==> flow/design.v <==
`timescale 1ns / 1ps
module SCALER_CLOCK_v2(
		input clk33_i,
		input rst_i,
		output khz_clk_o
    );
	localparam [15:0] MATCH = 33333;
	reg [15:0] counter;
	reg khz_clk;
	always @(posedge clk33_i) begin
		if (rst_i) begin
			counter <= {16{1'b0}};
			khz_clk <= 1'b0;
		end else begin
			if (khz_clk) counter <= {16{1'b0}};
			else counter <= counter + 1;
			khz_clk <= (counter == MATCH);
		end
	end
	assign khz_clk_o = khz_clk;
endmodule
`timescale 1ns / 1ps
module ANITA3_scaler(
		clk_i,
		rst_i,
		pps_i,
		count_i,
		scaler_o
    );
	parameter WIDTH = 8;
	parameter PRESCALE = 0;
	input clk_i;
	input rst_i;
	input pps_i;
	input count_i;
	output [WIDTH-1:0] scaler_o;
	reg [WIDTH+PRESCALE-1:0] counter;
	wire [WIDTH+PRESCALE:0] counter_plus_one = counter + 1;
	reg [WIDTH-1:0] scaler;
	always @(posedge clk_i) begin
		if (rst_i) begin
			counter <= {WIDTH+PRESCALE{1'b0}};
			scaler <= {WIDTH{1'b0}};
		end else begin
			if (pps_i) counter <= {WIDTH+PRESCALE{1'b0}};
			else if (count_i && !counter_plus_one[WIDTH+PRESCALE]) counter <= counter_plus_one;
			if (pps_i) scaler <= counter[PRESCALE +: WIDTH];
		end
	end
	assign scaler_o = scaler;
endmodule
`timescale 1ns / 1ps
module SCALER_TOPv2(
		input clk33_i,
		input rst_i,
		input [16:0] scal_i,
		input [4:0] scal_addr_i,
		input scal_rd_i,
		output [15:0] scal_dat_o,
		output [15:0] refpulse_cnt_o
    );
	wire update_scalers;
	SCALER_CLOCK_v2 u_clk(.clk33_i(clk33_i),
								 .rst_i(rst_i),
								 .khz_clk_o(update_scalers));
	wire [15:0] scaler_data_out[31:0];
	reg [1:0] ref_pulse_reg;
	reg [15:0] ref_pulse_counter;
	reg [15:0] ref_pulse_count;
	reg [15:0] gated_scaler;
	wire [15:0] ref_pulse_in = {16{scal_i[0]}};
	always @(posedge clk33_i) begin
		if (rst_i) begin
			gated_scaler <= {16{1'b0}};
			ref_pulse_reg <= {2{1'b0}};
			ref_pulse_counter <= {16{1'b0}};
			ref_pulse_count <= {16{1'b0}};
		end else begin
			gated_scaler <= ref_pulse_in & scal_i[16:1];
			ref_pulse_reg <= {ref_pulse_reg[0],scal_i[0]};
			if (update_scalers) ref_pulse_counter <= {16{1'b0}};
			else if (ref_pulse_reg[0] && !ref_pulse_reg[1]) ref_pulse_counter <= ref_pulse_counter + 1;
			if (update_scalers) ref_pulse_count <= ref_pulse_counter;
		end
	end
	generate
		genvar trig, ant;
		for (trig=0;trig<4;trig=trig+1) begin : L1
			ANITA3_scaler #(.WIDTH(16),.PRESCALE(0)) u_l1_scaler(.clk_i(clk33_i),
																				  .rst_i(rst_i),
																				  .pps_i(update_scalers),
																				  .count_i(scal_i[1+trig]),
																				  .scaler_o(scaler_data_out[12+trig]));
			ANITA3_scaler #(.WIDTH(16),.PRESCALE(0)) u_l1_mon_scaler(.clk_i(clk33_i),
																				  .rst_i(rst_i),
																				  .pps_i(update_scalers),
																				  .count_i(gated_scaler[trig]),
																				  .scaler_o(scaler_data_out[28+trig]));
		end
		for (ant=0;ant<12;ant=ant+1) begin : ANT
			ANITA3_scaler #(.WIDTH(16),.PRESCALE(0)) u_ant_scaler(.clk_i(clk33_i),
																					.rst_i(rst_i),
																					.pps_i(update_scalers),
																					.count_i(scal_i[5+ant]),
																					.scaler_o(scaler_data_out[ant]));
			ANITA3_scaler #(.WIDTH(16),.PRESCALE(0)) u_ant_mon_scaler(.clk_i(clk33_i),
																					.rst_i(rst_i),
																					.pps_i(update_scalers),
																					.count_i(gated_scaler[4+ant]),
																					.scaler_o(scaler_data_out[16+ant]));
		end
	endgenerate
	reg scaler_bank;
	reg [31:0] scaler_ram[63:0];
	reg [31:0] scaler_out;
	reg reading;
	reg updating;
	reg was_updating;
	reg maybe_reading_too_slow;
	reg [4:0] scaler_addr_count;
	wire [5:0] scaler_addr_count_plus_one = scaler_addr_count + 1;
	always @(posedge clk33_i) begin
		if (updating && !rst_i)
			scaler_ram[{scaler_bank,scaler_addr_count}] <= {ref_pulse_count,scaler_data_out[scaler_addr_count]};
		scaler_out <= scaler_ram[{!scaler_bank,scal_addr_i}];
	end
	always @(posedge clk33_i) begin	
		if (rst_i) begin
			scaler_bank <= 1'b0;
			reading <= 1'b0;
			updating <= 1'b0;
			was_updating <= 1'b0;
			maybe_reading_too_slow <= 1'b0;
			scaler_addr_count <= {5{1'b0}};
		end else begin
		if (update_scalers) updating <= 1;
		else if (scaler_addr_count_plus_one[5]) updating <= 0;
		if (updating) scaler_addr_count <= scaler_addr_count_plus_one;
		if ((scal_addr_i == {5{1'b0}}) && scal_rd_i)
			reading <= 1;
		else if ((scal_addr_i == {5{1'b1}}) && scal_rd_i) 
			reading <= 0;
		else if (update_scalers && maybe_reading_too_slow)
			reading <= 0;
		if (!reading) maybe_reading_too_slow <= 0;
		else if (update_scalers && reading) maybe_reading_too_slow <= 1;
		was_updating <= updating;
		if (!updating && was_updating && !reading) scaler_bank <= ~scaler_bank;		
		end
	end
	assign scal_dat_o = scaler_out[15:0];
	assign refpulse_cnt_o = scaler_out[31:16];
endmodule
Lab notebook: SCALER_TOPv2

# Step by step through the tools: SCALER_TOPv2

Tool output for the design above before and after an edit, in the order of the flow.
Lines under "unedited" count in the file above, lines under "edited" in the edited file.
"difference" is "edited" less "unedited", of the values as shown; "relative change" is that difference over "unedited", in percent.
Operators: Yosys type, input widths -> output width; for muxes data width and select width s.
The mark n/a stands for no value.

Top module: SCALER_TOPv2
Clock input: clk33_i
Library: sky130hd
Timing corner: tt_025C_1v80

# The edit

Unified diff, file above to edited file.
A script made this edit. It was not meant as an optimisation and need not keep what the design does.

```diff
@@ -104,5 +104,5 @@
 																					.count_i(scal_i[5+ant]),
 																					.scaler_o(scaler_data_out[ant]));
-			ANITA3_scaler #(.WIDTH(16),.PRESCALE(0)) u_ant_mon_scaler(.clk_i(clk33_i),
+			ANITA3_scaler #(.WIDTH(32),.PRESCALE(0)) u_ant_mon_scaler(.clk_i(clk33_i),
 																					.rst_i(rst_i),
 																					.pps_i(update_scalers),
```

# Word level

Yosys after proc, flatten, opt, wreduce and memory -nomap, before mapping. Print and check cells are not counted. Equal cells are merged and count once.
Yosys's memory passes give these memory sizes; they may raise the number of words (mostly to a power of two), join words into wider ones and drop unused or constant bits.

Word-level totals:

| item                            | unedited | edited | difference | relative change (%) |
| register bits after elaboration | 1101     | 1293   | +192       | +17.44 |
| bits in writable memories       | 2048     | 2048   | 0          | 0.00 |
| word width x clocked read ports | 32       | 32     | 0          | 0.00 |
| memory cells                    | 1        | 1      | 0          | 0.00 |
| input bits                      | 25       | 25     | 0          | 0.00 |
| output and inout port bits      | 32       | 32     | 0          | 0.00 |

Cells by class:

| item                             | unedited | edited | difference | relative change (%) |
| add/subtract/negate cells        | 35       | 35     | 0          | 0.00 |
| equality and inequality tests    | 33       | 33     | 0          | 0.00 |
| multiplexer cells                | 9        | 9      | 0          | 0.00 |
| bitwise operators                | 3        | 3      | 0          | 0.00 |
| reductions and logical operators | 83       | 83     | 0          | 0.00 |

Memories:

| item                                         | unedited                    | edited |
| shape (words x width / read and write ports) | scaler_ram 64 x 32 bit 1R1W | scaler_ram 64 x 32 bit 1R1W |

Operators by type and width:

| operator              | unedited | edited | difference | relative change (%) |
| $add 16x1->17 const B | 32       | 20     | -12        | -37.50 |
| $add 32x1->33 const B | 0        | 12     | +12        | n/a |
| $logic_and 1x1->1     | 40       | 40     | 0          | 0.00 |
| $logic_not 1->1       | 37       | 37     | 0          | 0.00 |
| $eq 5x5->1 const B    | 17       | 17     | 0          | 0.00 |
| $eq 5x4->1 const B    | 8        | 8      | 0          | 0.00 |
| $mux 1                | 6        | 6      | 0          | 0.00 |
| $eq 5x3->1 const B    | 4        | 4      | 0          | 0.00 |
| $add 16x1->16 const B | 2        | 2      | 0          | 0.00 |
| $eq 5x2->1 const B    | 2        | 2      | 0          | 0.00 |
| $logic_not 5->1       | 2        | 2      | 0          | 0.00 |
| $not 1->1             | 2        | 2      | 0          | 0.00 |
| $reduce_or 2->1       | 2        | 2      | 0          | 0.00 |
| $add 5x1->6 const B   | 1        | 1      | 0          | 0.00 |
| $and 16x16->16        | 1        | 1      | 0          | 0.00 |
| $eq 16x16->1 const B  | 1        | 1      | 0          | 0.00 |
| $eq 5x1->1 const B    | 1        | 1      | 0          | 0.00 |
| $mux 32               | 1        | 1      | 0          | 0.00 |
| $mux 6                | 1        | 1      | 0          | 0.00 |
| $pmux 16 s32          | 1        | 1      | 0          | 0.00 |
| $reduce_bool 2->1     | 1        | 1      | 0          | 0.00 |
| $reduce_bool 3->1     | 1        | 1      | 0          | 0.00 |

# Depth

Depth = most cells in a row (Yosys ltp): at word level without a register or memory, in the mapped netlist without a sequential cell, where the memories' decode and read muxes count.

Logic depth:

| item                         | unedited | edited | difference | relative change (%) |
| word-level depth             | 4        | 4      | 0          | 0.00 |
| ABC_AREA                     | 0        | 0      | n/a        | n/a |
| depth in mapped cells        | 13       | 14     | +1         | +7.69 |
| depth with buffers taken out | 8        | 8      | 0          | 0.00 |

# Mapped cells and area

Yosys stat after the flow's synthesis: flattened, memories mapped to cells. It holds for the ABC_AREA given above (unset counts as 0); a run with the other value may have another netlist.

Cell types:

| cell type                  | unedited | edited | difference | relative change (%) |
| sky130_fd_sc_hd__nor2_1    | 1102     | 1350   | +248       | +22.50 |
| sky130_fd_sc_hd__dfxtp_1   | 1133     | 1325   | +192       | +16.95 |
| sky130_fd_sc_hd__xor2_1    | 174      | 321    | +147       | +84.48 |
| sky130_fd_sc_hd__nand3_1   | 210      | 330    | +120       | +57.14 |
| sky130_fd_sc_hd__clkbuf_1  | 258      | 331    | +73        | +28.29 |
| sky130_fd_sc_hd__nand4_1   | 143      | 214    | +71        | +49.65 |
| sky130_fd_sc_hd__nand2_1   | 321      | 388    | +67        | +20.87 |
| sky130_fd_sc_hd__xnor2_1   | 156      | 220    | +64        | +41.03 |
| sky130_fd_sc_hd__nor3_1    | 75       | 132    | +57        | +76.00 |
| sky130_fd_sc_hd__or3_1     | 47       | 98     | +51        | +108.51 |
| sky130_fd_sc_hd__a21oi_1   | 151      | 201    | +50        | +33.11 |
| sky130_fd_sc_hd__o211ai_1  | 78       | 29     | -49        | -62.82 |
| sky130_fd_sc_hd__mux2i_1   | 754      | 713    | -41        | -5.44 |
| sky130_fd_sc_hd__and3_1    | 93       | 131    | +38        | +40.86 |
| sky130_fd_sc_hd__mux2_2    | 57       | 21     | -36        | -63.16 |
| sky130_fd_sc_hd__o2111ai_1 | 40       | 7      | -33        | -82.50 |
| sky130_fd_sc_hd__buf_1     | 68       | 39     | -29        | -42.65 |
| sky130_fd_sc_hd__o21ai_0   | 122      | 150    | +28        | +22.95 |

Not every row of either side is listed.

Synthesis totals:

| item                            | unedited | edited   | difference | relative change (%) |
| standard cells after synthesis  | 8774     | 9755     | +981       | +11.18 |
| cell area after synthesis (µm²) | 128683.4 | 136447.1 | +7763.7    | +6.03 |
| area of sequential cells (µm²)  | 84180.7  | 88024.4  | +3843.7    | +4.57 |
| flip-flops                      | 3181     | 3373     | +192       | +6.04 |
| buffer cells                    | 496      | 524      | +28        | +5.65 |

By module: a second synthesis without flattening, with its own total; a netlist apart from the flattened one above.

Unflattened totals:

| item                                          | unedited | edited   | difference | relative change (%) |
| cell total of the unflattened synthesis       | 8907     | 10837    | +1930      | +21.67 |
| area total of the unflattened synthesis (µm²) | 131477.3 | 147616.6 | +16139.3   | +12.28 |

Rows give one instance, submodules left out.

Modules, unedited:

| module          | instances | cells | area (µm²) | sequential area (µm²) |
| SCALER_TOPv2    | 1         | 4145  | 85657.2    | 63340.7 |
| ANITA3_scaler   | 32        | 146   | 1407.6     | 640.6 |
| SCALER_CLOCK_v2 | 1         | 90    | 777.0      | 340.3 |

Modules, edited:

| module          | instances | cells | area (µm²) | sequential area (µm²) |
| SCALER_TOPv2    | 1         | 4239  | 85640.9    | 63340.7 |
| ANITA3_scaler   | 12        | 299   | 2753.9     | 1281.2 |
| ANITA3_scaler   | 20        | 146   | 1407.6     | 640.6 |
| SCALER_CLOCK_v2 | 1         | 90    | 777.0      | 340.3 |

# Worst setup path after synthesis

Path of least setup slack by OpenSTA after synthesis, without wires, with an ideal clock, recovery checks aside; 20% of the period is set as input and as output delay. Where synthesis merged equal registers, the netlist keeps one of their names.

Timing path post-synthesis:

| item                          | unedited                      | edited                        | difference | relative change (%) |
| kind                          | register to register          | register to register          | n/a        | n/a |
| from                          | register scaler_addr_count[0] | register scaler_addr_count[2] | n/a        | n/a |
| to                            | memory scaler_ram[0][13]      | memory scaler_ram[0][7]       | n/a        | n/a |
| clock period (ns)             | 10.0                          | 10.0                          | 0.0        | 0.00 |
| data arrival time (ns)        | 4.782                         | 4.489                         | -0.293     | -6.13 |
| data required time (ns)       | 9.415                         | 9.416                         | +0.001     | +0.01 |
| path slack (ns)               | 4.634                         | 4.928                         | +0.294     | n/a |
| path delay (ns)               | 5.367                         | 5.073                         | -0.294     | -5.48 |
| stages                        | 14                            | 13                            | -1         | -7.14 |
| buffers on the path           | 6                             | 7                             | +1         | +16.67 |
| synthesis period reached (ns) | 5.366                         | 5.072                         | -0.294     | -5.48 |

"path delay" = arrival - input delay + setup time.
"stages": output pins that drive a net of the path, with the launching flip-flop's if there is one; two outputs of one cell count as two.
"synthesis period reached" = period - worst setup slack (recovery checks aside). The figure is calculated, with input and output delays left at 20% of the set period.
The rows between start and end are the longest chain of elaborated cells between them; the timing report does not say that the signal goes this way. Where chains are equally long, one stands for them.
Each line given opens the expression or statement behind the cell; cells for indexed reads and writes are added by Yosys, which also makes memories of some case tables.
unedited: The path ends at the data pin of a flip-flop with enable; ways to the enable are not counted.

Between the ends, post-synthesis, unedited:
Path through: sky130_fd_sc_hd__dfxtp_1 > sky130_fd_sc_hd__ha_1 > sky130_fd_sc_hd__clkbuf_1 > sky130_fd_sc_hd__clkbuf_1 > sky130_fd_sc_hd__buf_1 > sky130_fd_sc_hd__and3_1 > sky130_fd_sc_hd__ha_1 > sky130_fd_sc_hd__clkbuf_1 > sky130_fd_sc_hd__nor4_1 > sky130_fd_sc_hd__nand2_1 > sky130_fd_sc_hd__or3_1 > sky130_fd_sc_hd__buf_2 > sky130_fd_sc_hd__buf_2 > sky130_fd_sc_hd__a41oi_1
Cells in the longest elaborated chain: 3

Ends and longest elaborated chain, post-synthesis, unedited:

| item          | RTL line | RTL |
| from (decl)   | 120      | `reg [4:0] scaler_addr_count;` |
| from (assign) | 134      | `scaler_addr_count <= {5{1'b0}};` |
| from (assign) | 138      | `if (updating) scaler_addr_count <= scaler_addr_count_plus_one;` |
| $eq 5x5->1    | 124      | `scaler_ram[{scaler_bank,scaler_addr_count}] <= {ref_pulse_count,scaler_data_out[scaler_addr_count]};` |
| $pmux 16 s32  | 124      |  |
| $mux 32       | 123      | `if (updating && !rst_i)` |
| to (decl)     | 114      | `reg [31:0] scaler_ram[63:0];` |

edited: The path ends at the data pin of a flip-flop with enable; ways to the enable are not counted.

Between the ends, post-synthesis, edited:
Path through: sky130_fd_sc_hd__dfxtp_1 > sky130_fd_sc_hd__buf_2 > sky130_fd_sc_hd__buf_2 > sky130_fd_sc_hd__buf_2 > sky130_fd_sc_hd__buf_2 > sky130_fd_sc_hd__buf_1 > sky130_fd_sc_hd__and3_1 > sky130_fd_sc_hd__ha_1 > sky130_fd_sc_hd__clkbuf_1 > sky130_fd_sc_hd__clkbuf_1 > sky130_fd_sc_hd__a222oi_1 > sky130_fd_sc_hd__and4_1 > sky130_fd_sc_hd__a41oi_1
Cells in the longest elaborated chain: 3

Ends and longest elaborated chain, post-synthesis, edited:

| item          | RTL line | RTL |
| from (decl)   | 120      | `reg [4:0] scaler_addr_count;` |
| from (assign) | 134      | `scaler_addr_count <= {5{1'b0}};` |
| from (assign) | 138      | `if (updating) scaler_addr_count <= scaler_addr_count_plus_one;` |
| $eq 5x5->1    | 124      | `scaler_ram[{scaler_bank,scaler_addr_count}] <= {ref_pulse_count,scaler_data_out[scaler_addr_count]};` |
| $pmux 16 s32  | 124      |  |
| $mux 32       | 123      | `if (updating && !rst_i)` |
| to (decl)     | 114      | `reg [31:0] scaler_ram[63:0];` |

# Path in the finished layout

From the final timing report of each run of pair A: the path of least setup slack in the routed layout; clock arrival at registers is part of the times.

Timing path post-layout:

| item                    | unedited                      | edited                        | difference | relative change (%) |
| kind                    | register to register          | register to register          | n/a        | n/a |
| from                    | register scaler_addr_count[3] | register scaler_addr_count[4] | n/a        | n/a |
| to                      | memory scaler_ram[48][15]     | memory scaler_ram[22][12]     | n/a        | n/a |
| clock period (ns)       | 10.0                          | 10.0                          | 0.0        | 0.00 |
| data arrival time (ns)  | 5.80                          | 5.72                          | -0.08      | -1.38 |
| data required time (ns) | 10.60                         | 10.52                         | -0.08      | -0.75 |
| path slack (ns)         | 4.80                          | 4.81                          | +0.01      | n/a |
| stages                  | 10                            | 10                            | 0          | 0.00 |
| buffers on the path     | 4                             | 3                             | -1         | -25.00 |

The rows between start and end are the longest chain of elaborated cells between them; the timing report does not say that the signal goes this way. Where chains are equally long, one stands for them.
unedited: The path ends at the data pin of a flip-flop with enable; ways to the enable are not counted.

Between the ends, post-layout, unedited:
Path through: sky130_fd_sc_hd__dfxtp_4 > sky130_fd_sc_hd__buf_4 > sky130_fd_sc_hd__buf_4 > sky130_fd_sc_hd__nor2b_2 > sky130_fd_sc_hd__buf_4 > sky130_fd_sc_hd__a222oi_1 > sky130_fd_sc_hd__o21ai_0 > sky130_fd_sc_hd__a2111oi_0 > sky130_fd_sc_hd__a41oi_4 > sky130_fd_sc_hd__buf_4
Cells in the longest elaborated chain: 3

Ends and longest elaborated chain, post-layout, unedited:

| item          | RTL line | RTL |
| from (decl)   | 120      | `reg [4:0] scaler_addr_count;` |
| from (assign) | 134      | `scaler_addr_count <= {5{1'b0}};` |
| from (assign) | 138      | `if (updating) scaler_addr_count <= scaler_addr_count_plus_one;` |
| $eq 5x5->1    | 124      | `scaler_ram[{scaler_bank,scaler_addr_count}] <= {ref_pulse_count,scaler_data_out[scaler_addr_count]};` |
| $pmux 16 s32  | 124      |  |
| $mux 32       | 123      | `if (updating && !rst_i)` |
| to (decl)     | 114      | `reg [31:0] scaler_ram[63:0];` |

edited: The path ends at the data pin of a flip-flop with enable; ways to the enable are not counted.

Between the ends, post-layout, edited:
Path through: sky130_fd_sc_hd__dfxtp_4 > sky130_fd_sc_hd__buf_4 > sky130_fd_sc_hd__buf_4 > sky130_fd_sc_hd__nand2b_1 > sky130_fd_sc_hd__nor2_1 > sky130_fd_sc_hd__a222oi_1 > sky130_fd_sc_hd__nand3_1 > sky130_fd_sc_hd__a211oi_1 > sky130_fd_sc_hd__a31oi_4 > sky130_fd_sc_hd__buf_4
Cells in the longest elaborated chain: 3

Ends and longest elaborated chain, post-layout, edited:

| item          | RTL line | RTL |
| from (decl)   | 120      | `reg [4:0] scaler_addr_count;` |
| from (assign) | 134      | `scaler_addr_count <= {5{1'b0}};` |
| from (assign) | 138      | `if (updating) scaler_addr_count <= scaler_addr_count_plus_one;` |
| $eq 5x5->1    | 124      | `scaler_ram[{scaler_bank,scaler_addr_count}] <= {ref_pulse_count,scaler_data_out[scaler_addr_count]};` |
| $pmux 16 s32  | 124      |  |
| $mux 32       | 123      | `if (updating && !rst_i)` |
| to (decl)     | 114      | `reg [31:0] scaler_ram[63:0];` |

# Measured runs

Runs of the flow (Yosys, OpenROAD) on both versions; the two runs of a pair have the same settings. The constraints put input and output delay at 20% of the set period each and load the outputs with 0.01 pF.

Flow settings, pair A:
CORE_UTILIZATION: 40
PLACE_DENSITY: 0.6
period_ns: 10.0
CAP_MARGIN: 20
CORE_MARGIN: 2
SLEW_MARGIN: 20

Results, pair A:

| item                                         | unedited | edited   | difference | relative change (%) |
| synthesis area (µm²)                         | 128683.4 | 136447.1 | +7763.7    | +6.03 |
| area of the die (µm²)                        | 326264.0 | 345803.0 | +19539.0   | +5.99 |
| standard-cell area of the final layout (µm²) | 146199.0 | 154323.0 | +8124.0    | +5.56 |
| final utilization (%)                        | 45.6     | 45.4     | -0.2       | n/a |
| worst setup slack after layout (ns)          | 4.803    | 4.806    | +0.003     | n/a |
| setup total negative slack (ns)              | 0.000    | 0.000    | 0.000      | n/a |
| final worst hold slack (ns)                  | 0.482    | 0.459    | -0.023     | n/a |
| overall power (µW)                           | 27538    | 28569    | +1031      | +3.74 |
| achieved clock period (ns)                   | 5.197    | 5.194    | -0.003     | -0.06 |

Flow settings, pair B:
CORE_UTILIZATION: 64
CTS_CLUSTER_DIAMETER: 231
GPL_ROUTABILITY_DRIVEN: 1
MIN_ROUTING_LAYER: met1
PLACE_DENSITY_LB_ADDON: 0.14
SETUP_SLACK_MARGIN: -0.43
period_ns: 5.67
CAP_MARGIN: 20
CORE_MARGIN: 2
SLEW_MARGIN: 20

Results, pair B:

| item                                         | unedited | edited   | difference | relative change (%) |
| synthesis area (µm²)                         | 128683.4 | 136447.1 | +7763.7    | +6.03 |
| area of the die (µm²)                        | 204670.0 | 216909.0 | +12239.0   | +5.98 |
| standard-cell area of the final layout (µm²) | 143305.0 | 152708.0 | +9403.0    | +6.56 |
| final utilization (%)                        | 71.7     | 72.0     | +0.3       | n/a |
| worst setup slack after layout (ns)          | 0.704    | 1.341    | +0.637     | n/a |
| setup total negative slack (ns)              | 0.000    | 0.000    | 0.000      | n/a |
| final worst hold slack (ns)                  | 0.488    | 0.437    | -0.051     | n/a |
| overall power (µW)                           | 46432    | 50275    | +3843      | +8.28 |
| achieved clock period (ns)                   | 4.966    | 4.329    | -0.637     | -12.83 |

By "achieved clock period" is meant the clock period of the run minus its worst setup slack. This is arithmetic on one report: input and output delays are still those of the set period (20% each).
"overall power" is the tool's figure for a default switching activity; nothing was simulated.
